==> flow/design.v <==
`timescale 1ns/1ns
module MIPS(input clk, rst,
	output [31:0] imem_addr, input [31:0] imem_data,
	output [31:0] dmem_addr, output [31:0] dmem_wdata, output dmem_we, input [31:0] dmem_rdata);
	wire Is_SV, MemtoReg, Reg_Write, Mem_Read, Mem_Write ,  Branch, ALUsrc, ld;
	wire [1:0] regDst, writeDst, Jump;
	wire [2:0] ALUOp;
	wire [3:0] ALUOperation;
	wire [5:0] func, opcode;
	Data_path DP(clk , rst  , MemtoReg , Reg_Write , Mem_Read, Mem_Write , Branch , ALUsrc ,  ld , regDst ,   writeDst , Jump , ALUOperation, func, opcode,
		imem_addr, imem_data, dmem_addr, dmem_wdata, dmem_we, dmem_rdata);
	controller CU(opcode , MemtoReg , Reg_Write , Mem_Read ,Mem_Write ,  Branch , ALUsrc , ld , regDst ,  writeDst , Jump , ALUOp);
	ALU_control ALU_CU(func , ALUOp , ALUOperation);
endmodule
`timescale 1ns/1ns
module Data_path (input clk , reset , MemtoReg , Reg_Write , Mem_Read, Mem_Write  , Branch , ALUsrc ,  ld ,input [1:0] regDst ,   writeDst , Jump , input[3:0] ALUOperation, output [5:0]func, opcode,
  output [31:0] imem_addr, input [31:0] imem_data, output [31:0] dmem_addr, output [31:0] dmem_wdata, output dmem_we, input [31:0] dmem_rdata);
  wire [31:0] adrToPC, PC_out, PC_inc_out, Extend_data, instruction, WritetoReg_data,
  high_out, low_out, write_data, Read_data1, Read_data2, Operand_data2, branch_data
  , Mem_read_value , shifted_ext , adr_inc_out , concated;
  wire [63:0] ALU_result;
  wire Zero;
  wire [4:0] write_reg;
  wire [27:0] shifted_inst;
  PC CUT_PC(clk , reset, adrToPC , PC_out);
  PC_inc CUT_PCinc(PC_out, PC_inc_out);
  Sign_extend CUT_SE(instruction[15:0] , Extend_data);
  assign imem_addr = PC_out;
  assign instruction = imem_data;
  Mux4to1_32bit CUT_mux4_32( WritetoReg_data , PC_inc_out, high_out , low_out , writeDst , write_data);
  Mux3to1_5bit CUT_mux3_5( instruction[20:16] , instruction[15:11], 5'b11111, regDst , write_reg);
  Register_file CUT_RF(clk , reset ,  instruction[25:21] , instruction[20:16] , write_reg , write_data , Reg_Write , Read_data1 ,Read_data2);
  Mux2to1_32bit CUT_mux2_32( Read_data2 ,Extend_data , ALUsrc , Operand_data2);
  Shl2_32 CUT_shl2(Extend_data , shifted_ext);
  address_inc CUT_inc_adr( PC_inc_out, shifted_ext , adr_inc_out);
  assign can_branch = Zero & Branch;
  Mux2to1_32bit CUT3_mux2_32( PC_inc_out , adr_inc_out ,can_branch , branch_data);
  Shl2_26 CUT2_shl2( instruction[25:0] , shifted_inst);
  assign concated = {PC_inc_out[31:28], shifted_inst};
  Mux3to1_32bit CUT2_mux3_32( branch_data , concated, Read_data1 , Jump, adrToPC);
  ALU_32bit CUT_ALU(Read_data1, Operand_data2 , ALUOperation , ALU_result, Zero);
  REG32 High(reset, clk, ld, ALU_result[63:32], high_out);
  REG32 Low(reset, clk, ld, ALU_result[31:0], low_out);
  assign dmem_addr = ALU_result[31:0];
  assign dmem_wdata = Read_data2;
  assign dmem_we = Mem_Write;
  assign Mem_read_value = dmem_rdata;
  Mux2to1_32bit CUT2_mux2_32( ALU_result[31:0] , Mem_read_value ,MemtoReg , WritetoReg_data);
  assign func = instruction[5:0];
  assign opcode = instruction[31:26];
 endmodule
module controller (input [5:0] opcode , output reg MemtoReg , Reg_Write , Mem_Read , Mem_Write ,  Branch , ALUsrc , ld ,output reg [1:0] regDst ,  writeDst , Jump , output reg  [2:0] ALUOp);
	parameter [5:0] R_TYPE = 6'b000000;
	parameter [5:0] ADD_IMEDIATE = 6'b000001;  
	parameter [5:0] SLT_IMEDIATE = 6'b000010;  
	parameter [5:0] LOAD_WORD = 6'b000011;  
	parameter [5:0] SAVE_WORD = 6'b000100;  
	parameter [5:0] BRANCH_EQUAL = 6'b000101;  
	parameter [5:0] JUMP = 6'b000110;  
	parameter [5:0] JUMP_REG = 6'b000111;  
	parameter [5:0] JUMP_AND_LINK = 6'b001000;  
	always @ (*)
	begin 
		{MemtoReg , Reg_Write , Mem_Read , Branch , ALUsrc , ld, regDst , writeDst , Mem_Write ,  Jump , ALUOp} = 16'b0;
		Mem_Write = 1'b0;
		case (opcode)
		R_TYPE: begin  
			{regDst, Reg_Write, ALUsrc, MemtoReg, writeDst, Jump} = 9'b011000000;
			ALUOp = 3'b101;
		end
		ADD_IMEDIATE: begin  
			{regDst, Reg_Write, ALUsrc, MemtoReg, writeDst, Jump} = 9'b001100000;
			ALUOp = 3'b000;
		end
		SLT_IMEDIATE: begin  
			{regDst, Reg_Write, ALUsrc, MemtoReg, writeDst, Jump} = 9'b001100000;
			ALUOp = 3'b011;
		end	
		LOAD_WORD: begin  
			{regDst, MemtoReg, Reg_Write, Mem_Read, ALUsrc, writeDst, Jump} = 10'b0011110000;
			ALUOp = 3'b000;
			end	
		SAVE_WORD:begin  
			{ALUsrc, Mem_Write ,Jump} = 4'b1100;
			ALUOp = 3'b000;
			end
		BRANCH_EQUAL:begin  
			{Branch, Jump} = 3'b100;
			ALUOp = 3'b001;
		end
		JUMP:begin  
			{Jump} = 2'b01;
			end	
		JUMP_AND_LINK:begin  
			{Reg_Write, regDst, writeDst, Jump} = 7'b1100101;
			end
		JUMP_REG:begin  
			{Jump} = 2'b10;
			end		
		endcase
	end
endmodule 
module ALU_control(input [5:0] func , input [2:0] ALUop , output reg [3:0] ALUoperation);  
always @ (*)
	begin 
	  ALUoperation = 4'b0000;
	  case(ALUop)
	    0: ALUoperation = 4'b0000;  
	    1: ALUoperation = 4'b0111;  
	    2: ALUoperation = 4'b1000;  
	    3: ALUoperation = 4'b0110;  
	    4: ALUoperation = 4'b0010;  
	    5: case(func)
	         0: ALUoperation = 4'b0000;  
	         1: ALUoperation = 4'b0001;  
	         2: ALUoperation = 4'b0011;  
	         3: ALUoperation = 4'b0100;  
	         4: ALUoperation = 4'b0101;  
	         5: ALUoperation = 4'b0110;  
	         default: ALUoperation = 4'b0000;
	         endcase
	    default: ALUoperation = 4'b0000;
	     endcase
  end
endmodule
module ALU_32bit( input [31:0] In1 ,In2 , input [3:0] ALU_Sel ,output [63:0] Out, output Zero);
  reg [63:0] ALU_Result;
  reg temp_zero;
  always @(*)
  begin
      ALU_Result = 64'b0;
      temp_zero = 1'b0;
      case(ALU_Sel)
      4'b0000:  
       ALU_Result = In1 + In2; 
      4'b0001:  
       ALU_Result = In1 - In2;
      4'b0011:  
       ALU_Result = In1 & In2;
      4'b0100:  
       ALU_Result = In1 | In2;
      4'b0101:  
       ALU_Result = In1 ^ In2;
      4'b0110:  
       ALU_Result = ( In1 < In2 ) ? 32'd1 : 32'd0;
      4'b0111:  
       temp_zero = ( In1 == In2 ) ? 1'd1 : 1'd0  ;
      4'b1000:  
       temp_zero =  ( In1 == In2 ) ? 1'd0 : 1'd1;
        default: ALU_Result = 64'b0 ; 
      endcase
  end
  assign Out = ALU_Result;
  assign Zero = temp_zero;
endmodule
`timescale 1ns/1ns
module Register_file ( input clk, reset , input [4:0] Read_reg1 , Read_reg2 , write_reg ,  input [31:0] write_data , input reg_write ,output [31:0] Read_data1 ,Read_data2 );
	reg [31:0] Reg_data [0:31];
 	wire [31:0] test;
	assign test = Reg_data[9];
	integer i;
	assign Read_data1 = Reg_data[Read_reg1];
	assign Read_data2 = Reg_data[Read_reg2];
	always @ (posedge clk)
	begin 
		if ( reset )
			begin
				for ( i=0 ; i < 32 ; i = i+1)
					Reg_data [i] <= 0;
			end
		else 
			begin 
				if ( reg_write )
					if ( write_reg != 5'b0 )
						Reg_data[write_reg] <= write_data;
					else
					  Reg_data[write_reg] <= Reg_data[write_reg];
			end
	end
endmodule
`timescale 1ns/1ns
module REG32(input rst, clk, ld, input [31:0]data, output reg [31:0]out);
  always @(posedge clk) begin
      if(rst) out<=32'b0;
      else if(ld==1) out<=data;
      else out<=out;
  end
endmodule
`timescale 1ns/1ns
module PC(input clk , reset,  input [31:0] PC , 	output reg [31:0] PC_out);
	always @(posedge clk) begin
		if (reset)
			PC_out <=32'b0;
		else 
			PC_out <= PC;
	end
endmodule
module PC_inc ( input [31:0] PC , output [31:0] PC_inc_out);
	assign PC_inc_out = PC + 4;
endmodule
module address_inc( input [31:0] In1 , In2 , output [31:0] adr_inc_out);
	assign adr_inc_out = In1 + In2;
endmodule	
module Mux2to1_32bit( input [31:0] In1 , In2 ,input Sel , output [31:0]Out);
	assign Out = (Sel == 1'b0) ? In1 : 
	             (Sel == 1'b1) ? In2 : 32'bx;
endmodule
module Mux3to1_5bit( input [4:0] In1 , In2, In3 , input [1:0]Sel , output [4:0]Out);
	assign Out = (Sel == 2'b00) ? In1 : 
	             (Sel == 2'b01) ? In2 : 
	             (Sel == 2'b10) ? In3 : 5'bx;
endmodule
module Mux3to1_32bit( input [31:0] In1 , In2, In3 , input [1:0]Sel , output [31:0]Out);
	assign Out = (Sel == 2'b00) ? In1 : 
	             (Sel == 2'b01) ? In2 : 
	             (Sel == 2'b10) ? In3 : 32'bx;
endmodule
module Mux4to1_32bit( input [31:0] In1 , In2, In3 , In4 , input [1:0]Sel , output [31:0]Out);
	assign Out = (Sel == 2'b00) ? In1 : 
	             (Sel == 2'b01) ? In2 : 
	             (Sel == 2'b10) ? In3 : 
	             (Sel == 2'b11) ? In4 : 32'bx;
endmodule
module Sign_extend ( input [15:0] In , output reg [31:0] Out);
	integer i;
	always @ (*)
	begin 
		for ( i=16 ; i<32 ; i = i+1 )
		begin 
			Out [i] = In[15];
			Out [i-16] = In[i-16];
		end
	end
endmodule
module Shl2_32(input [31:0] In , 	output [31:0] Out);
    assign Out = {In[29:0], 2'b00};
endmodule
module Shl2_26(input [25:0] In , 	output [27:0] Out);
    assign Out = {In, 2'b00};
endmodule
* Step by step through the tools: MIPS *
Tool output for the design above, in the order of the flow.
Lines are those of the file above, counted from 1.
Operators: Yosys type, input widths -> output width; for muxes data width and select width s.
Library cell names are shortened.
A cell with - has no value.

inputs
  design top = MIPS
  clock = clk
  cell library = sky130hd
  timing corner = tt_025C_1v80

* Elaborated design *
Source: Yosys, flattened and elaborated, memories not mapped. Widths are those after wreduce. Registers that Yosys merges into a memory's read port (data or address) are not register bits. Print and check cells do not count. Equal cells are merged and count once.
Memory sizes are those after Yosys's memory passes, which may raise the word count (mostly to a power of two), join words into wider ones and drop unused or constant bits.

bit counts
  memories = 2
  bits in registers = 32
  bits of input ports = 66
  word-level cells = 81
  RAM bits = 1,024
  memory bits (read-only) = 224

cells by class
  bitwise operators = 5
  reduce/logical cells = 7
  eq/ne operators = 26
  add/sub/neg operators = 4
  $lt $le $gt $ge = 1
  muxes and demuxes = 35

memory list
  memory              words  width  line  RTL
  DP.CUT_RF.Reg_data  32     32     158   reg [31:0] Reg_data [0:31];
  (no name shown)     16     14     66    case (opcode)

operators by type and width
  operator               count
  $mux 32                17
  $pmux 32 s6            1
  $add 32x32->32         2
  $add 32x3->32 const B  1
  $sub 32x32->32         1
  $lt 32x32->1           1
  $eq 32x32->1           1
  $and 32x32->32         1
  $or 32x32->32          1
  $xor 32x32->32         1
  $pmux 4 s5             1
  $eq 4x3->1 const B     4
  $pmux 3 s5             1
  $mux 15                1
  $mux 5                 3
  $eq 6x2->1 const B     2
  $eq 6x3->1 const B     2
  $mux 1                 10
  $eq 2x2->1 const B     4
  $logic_not 2->1        4
  $eq 2x1->1 const B     3
  $eq 3x2->1 const B     2
  $eq 3x3->1 const B     2
  $eq 6x1->1 const B     1
  $reduce_bool 5->1      1
  $eq 4x1->1 const B     1
  $eq 4x2->1 const B     1
  $eq 4x4->1 const B     1

Other operator kinds: 7; their cells: 7.

* Logic depth *
Yosys ltp: most cells in a row. Word level: on the elaborated netlist, between registers, memories and ports. Mapped: between sequential cells and ports; inverters and the memories' decode and read muxes count.

logic depth
  depth after elaboration = 12
  ABC_AREA = 0
  mapped depth = 29
  gate-level depth less buffers = 21

* Mapped cells and area *
The flow's flattened synthesis, as Yosys stat reports it; memories are mapped. The netlist is that of the ABC_AREA named above (0 if unset); the other value can give another one.

cells by type
  cell type  count
  edfxtp_1   1,024
  mux4_2     548
  nor2_1     1,141
  mux2i_1    170
  ha_1       124
  clkbuf_1   342
  a21oi_1    199
  a22oi_1    96
  nand2_1    187
  dfxtp_1    32
  o21ai_0    126
  mux2_2     46
  inv_1      121
  nand2b_1   55
  xnor2_1    34
  o21bai_1   37
  xor2_1     28
  nand3_1    47

Other cell types: 79; their cells: 537.

mapped netlist
  mapped flip-flops = 1,056
  cell area after synthesis = 0.0619444 mm²
  cell count = 4,894
  buffers = 428
  sequential area = 0.0313901 mm²

The figures by module come from a second, unflattened synthesis with its own total; it is not the netlist above.

unflattened totals
  cell total of the unflattened synthesis = 6,450
  area (unflattened synthesis) = 0.0714097 mm²

Each row is one instance without its submodules.

by module
  module         area (mm²)  seq. area (mm²)  times used  cells
  Register_file  0.0561451   0.0307495        1           4,605
  ALU_32bit      0.0053401   0                1           818
  REG32          0.0011636   0.0006406        2           103
  address_inc    0.0017454   0                1           243
  Mux2to1_32bit  0.0005443   0                3           36
  PC             0.0008633   0.0006406        1           67
  Mux4to1_32bit  0.0008145   0                1           39
  Mux3to1_32bit  0.0007144   0                1           107
  PC_inc         0.0005806   0                1           83
  Shl2_32        0.000244    0                1           33
  Sign_extend    0.0002402   0                1           32
  Shl2_26        0.000214    0                1           29
  controller     0.0002064   0                1           30
  ALU_control    0.0001239   0                1           18

Modules not listed: 3.

* Timing after synthesis *
OpenSTA on the mapped netlist: ideal clock, no wires. The path of least setup slack (recovery checks aside). Input and output delay are each 20% of the period. Register names are those of the netlist, which keeps one name where synthesis merged equal registers.

timing after synthesis
  path kind = input to output
  start point = input port imem_data[21]
  end point = output port dmem_addr[12]
  setup slack = 1,264 ps
  input delay = 2,100 ps
  period = 10,500 ps
  data required time = 8,400 ps
  arrival time = 7,136 ps
  buffers on the path = 4
  delay of the path = 5,036 ps
  external output delay = 2,100 ps
  driving pins on the path = 15
  period reached after synthesis = 9,236 ps

"delay of the path" is the arrival time less input delay plus setup time.
A path that ends at an output port has no setup time.
"driving pins on the path": output pins that drive a net of the path, with the launching flip-flop's if there is one; two outputs of one cell count as two.
"period reached after synthesis" = period - worst setup slack (recovery checks aside). The figure is calculated, with input and output delays left at 20% of the set period.
Between the ends stands the longest chain of elaborated cells between them, by number of cells; it is not shown to be the way that was timed. Of several equally long chains one is given.
Each line given opens the expression or statement behind the cell; cells for indexed reads and writes are added by Yosys, which also makes memories of some case tables.
A memory read counts as a cell of the chain, while the word-level depth stops at memories.

between the ends, after synthesis
  cells stage by stage = buf_2 -> clkbuf_1 -> buf_1 -> clkbuf_1 -> mux4_2 -> mux4_2 -> mux2i_1 -> ha_1 -> inv_1 -> fa_1 -> a31o_2 -> a31o_2 -> a2111o_1 -> a221o_1 -> a221o_1
  length of the longest elaborated chain = 3
  elaborated cells between the ends (all ways) = 7
  source lines of those cells = 7
  classes of those cells = add/sub (2); mux (1); logic (3); memory (1)

RTL lines, path after synthesis
  what                line  RTL
  start: declaration  3     output [31:0] imem_addr, input [31:0] imem_data,
  $mem_v2 32x32       158   reg [31:0] Reg_data [0:31];
  $sub 32x32->32      137   ALU_Result = In1 - In2;
  $pmux 32 s6         133   case(ALU_Sel)
  end: declaration    4     output [31:0] dmem_addr, output [31:0] dmem_wdata, output dmem_we, input [31:0] dmem_rdata);

* Timing after layout *
Path of least setup slack in the final report of run 2 (OpenROAD, finished layout, wires in). Where an end is a register, its clock arrival counts in the times.
The report prints the path's times to 10 ps; the period is as set.

timing after layout
  path kind = input to output
  start point = input port imem_data[16]
  end point = output port dmem_addr[31]
  external output delay = 2,220 ps
  setup slack = 260 ps
  arrival time = 8,620 ps
  buffers on the path = 6
  data required time = 8,880 ps
  period = 11,100 ps
  driving pins on the path = 22
  input delay = 2,220 ps

Between the ends stands the longest chain of elaborated cells between them, by number of cells; it is not shown to be the way that was timed. Of several equally long chains one is given.
A memory read counts as a cell of the chain, while the word-level depth stops at memories.

between the ends, after layout
  cells stage by stage = buf_8 -> buf_12 -> mux4_2 -> mux4_2 -> mux2_2 -> nor2_1 -> or2_2 -> ha_1 -> buf_4 -> inv_1 -> a21oi_1 -> o31ai_1 -> a311oi_1 -> o21ai_0 -> a211oi_1 -> buf_4 -> o21ai_0 -> buf_4 -> o21ai_0 -> o221a_2 -> a31oi_1 -> clkdlybuf4s50_1
  length of the longest elaborated chain = 4
  elaborated cells between the ends (all ways) = 8
  source lines of those cells = 8
  classes of those cells = add/sub (2); mux (2); logic (3); memory (1)

RTL lines, path after layout
  what                line  RTL
  start: declaration  3     output [31:0] imem_addr, input [31:0] imem_data,
  $mem_v2 32x32       158   reg [31:0] Reg_data [0:31];
  $mux 32             205   assign Out = (Sel == 1'b0) ? In1 :
  $sub 32x32->32      137   ALU_Result = In1 - In2;
  $pmux 32 s6         133   case(ALU_Sel)
  end: declaration    4     output [31:0] dmem_addr, output [31:0] dmem_wdata, output dmem_we, input [31:0] dmem_rdata);

## Implementation results

Module MIPS, platform sky130hd: 4 stored runs of the flow (Yosys, OpenROAD) with differing settings, in no particular order. Input and output delays are each 20% of the period that was set; the output load is 0.01 pF.
"period reached" means the clock period less the worst setup slack. The figure is calculated, with input and output delays left at 20% of the set period.
"critical path time" means the part of the period allowed to the worst setup path (the constraints hold back 20% at inputs and 20% at outputs) less its slack; where the path has registers, the arrival times of their clocks count too.
"power consumption": no workload was simulated; the value follows from the tool's default switching activity.
"critical path time" is known to 10 ps.
Among the settings, . means not set for that run.
Among the results, . means that no value is shown for the run.

setting or result                                        run 1  run 2            run 3  run 4
ABC_AREA                                                 1      .                1      1
CORE_ASPECT_RATIO                                        1.44   1.16             1.44   0.62
CORE_MARGIN                                              8      2                10     2
CORE_UTILIZATION                                         34     37               34     40
GPL_ROUTABILITY_DRIVEN                                   0      0                0      0
GPL_TIMING_DRIVEN                                        0      1                0      0
HOLD_SLACK_MARGIN                                        -0.03  .                -0.03  .
MAX_ROUTING_LAYER                                        met4   .                met4   met4
MIN_ROUTING_LAYER                                        met1   .                met1   .
PLACE_DENSITY_LB_ADDON                                   0.01   0.02             0.25   0.0
TNS_END_PERCENT                                          90     55               90     .
period_ns                                                14.4   11.1             14.4   10.5
CAP_MARGIN                                               20     20               20     20
SLEW_MARGIN                                              20     5                20     20
CELL_PAD_IN_SITES_GLOBAL_PLACEMENT                       .      2                .      1
SETUP_SLACK_MARGIN                                       .      .                3.61   3.08
CELL_PAD_IN_SITES_DETAIL_PLACEMENT                       .      .                .      1
CTS_CLUSTER_SIZE                                         .      .                .      15
worst hold slack (ps)                                    .      626              .      .
cell area after synthesis (mm²)                          .      0.0619444        .      .
area of the standard cells in the finished layout (mm²)  .      0.0710582        .      .
power consumption (µW)                                   .      11,825           .      .
overall die area (mm²)                                   .      0.170715         .      .
period reached (ps)                                      .      10,840           .      .
critical path time (ps)                                  .      6,400            .      .
worst path kind                                          .      input to output  .      .
setup slack of the worst path (ps)                       .      260              .      .
final setup TNS (ps)                                     .      0                .      .
utilization after layout (%)                             .      42.8             .      .

Run 1: stopped before the end: routing reported GRT-0116
Run 3: stopped before the end: routing reported GRT-0116
Run 4: stopped before the end: routing reported GRT-0232
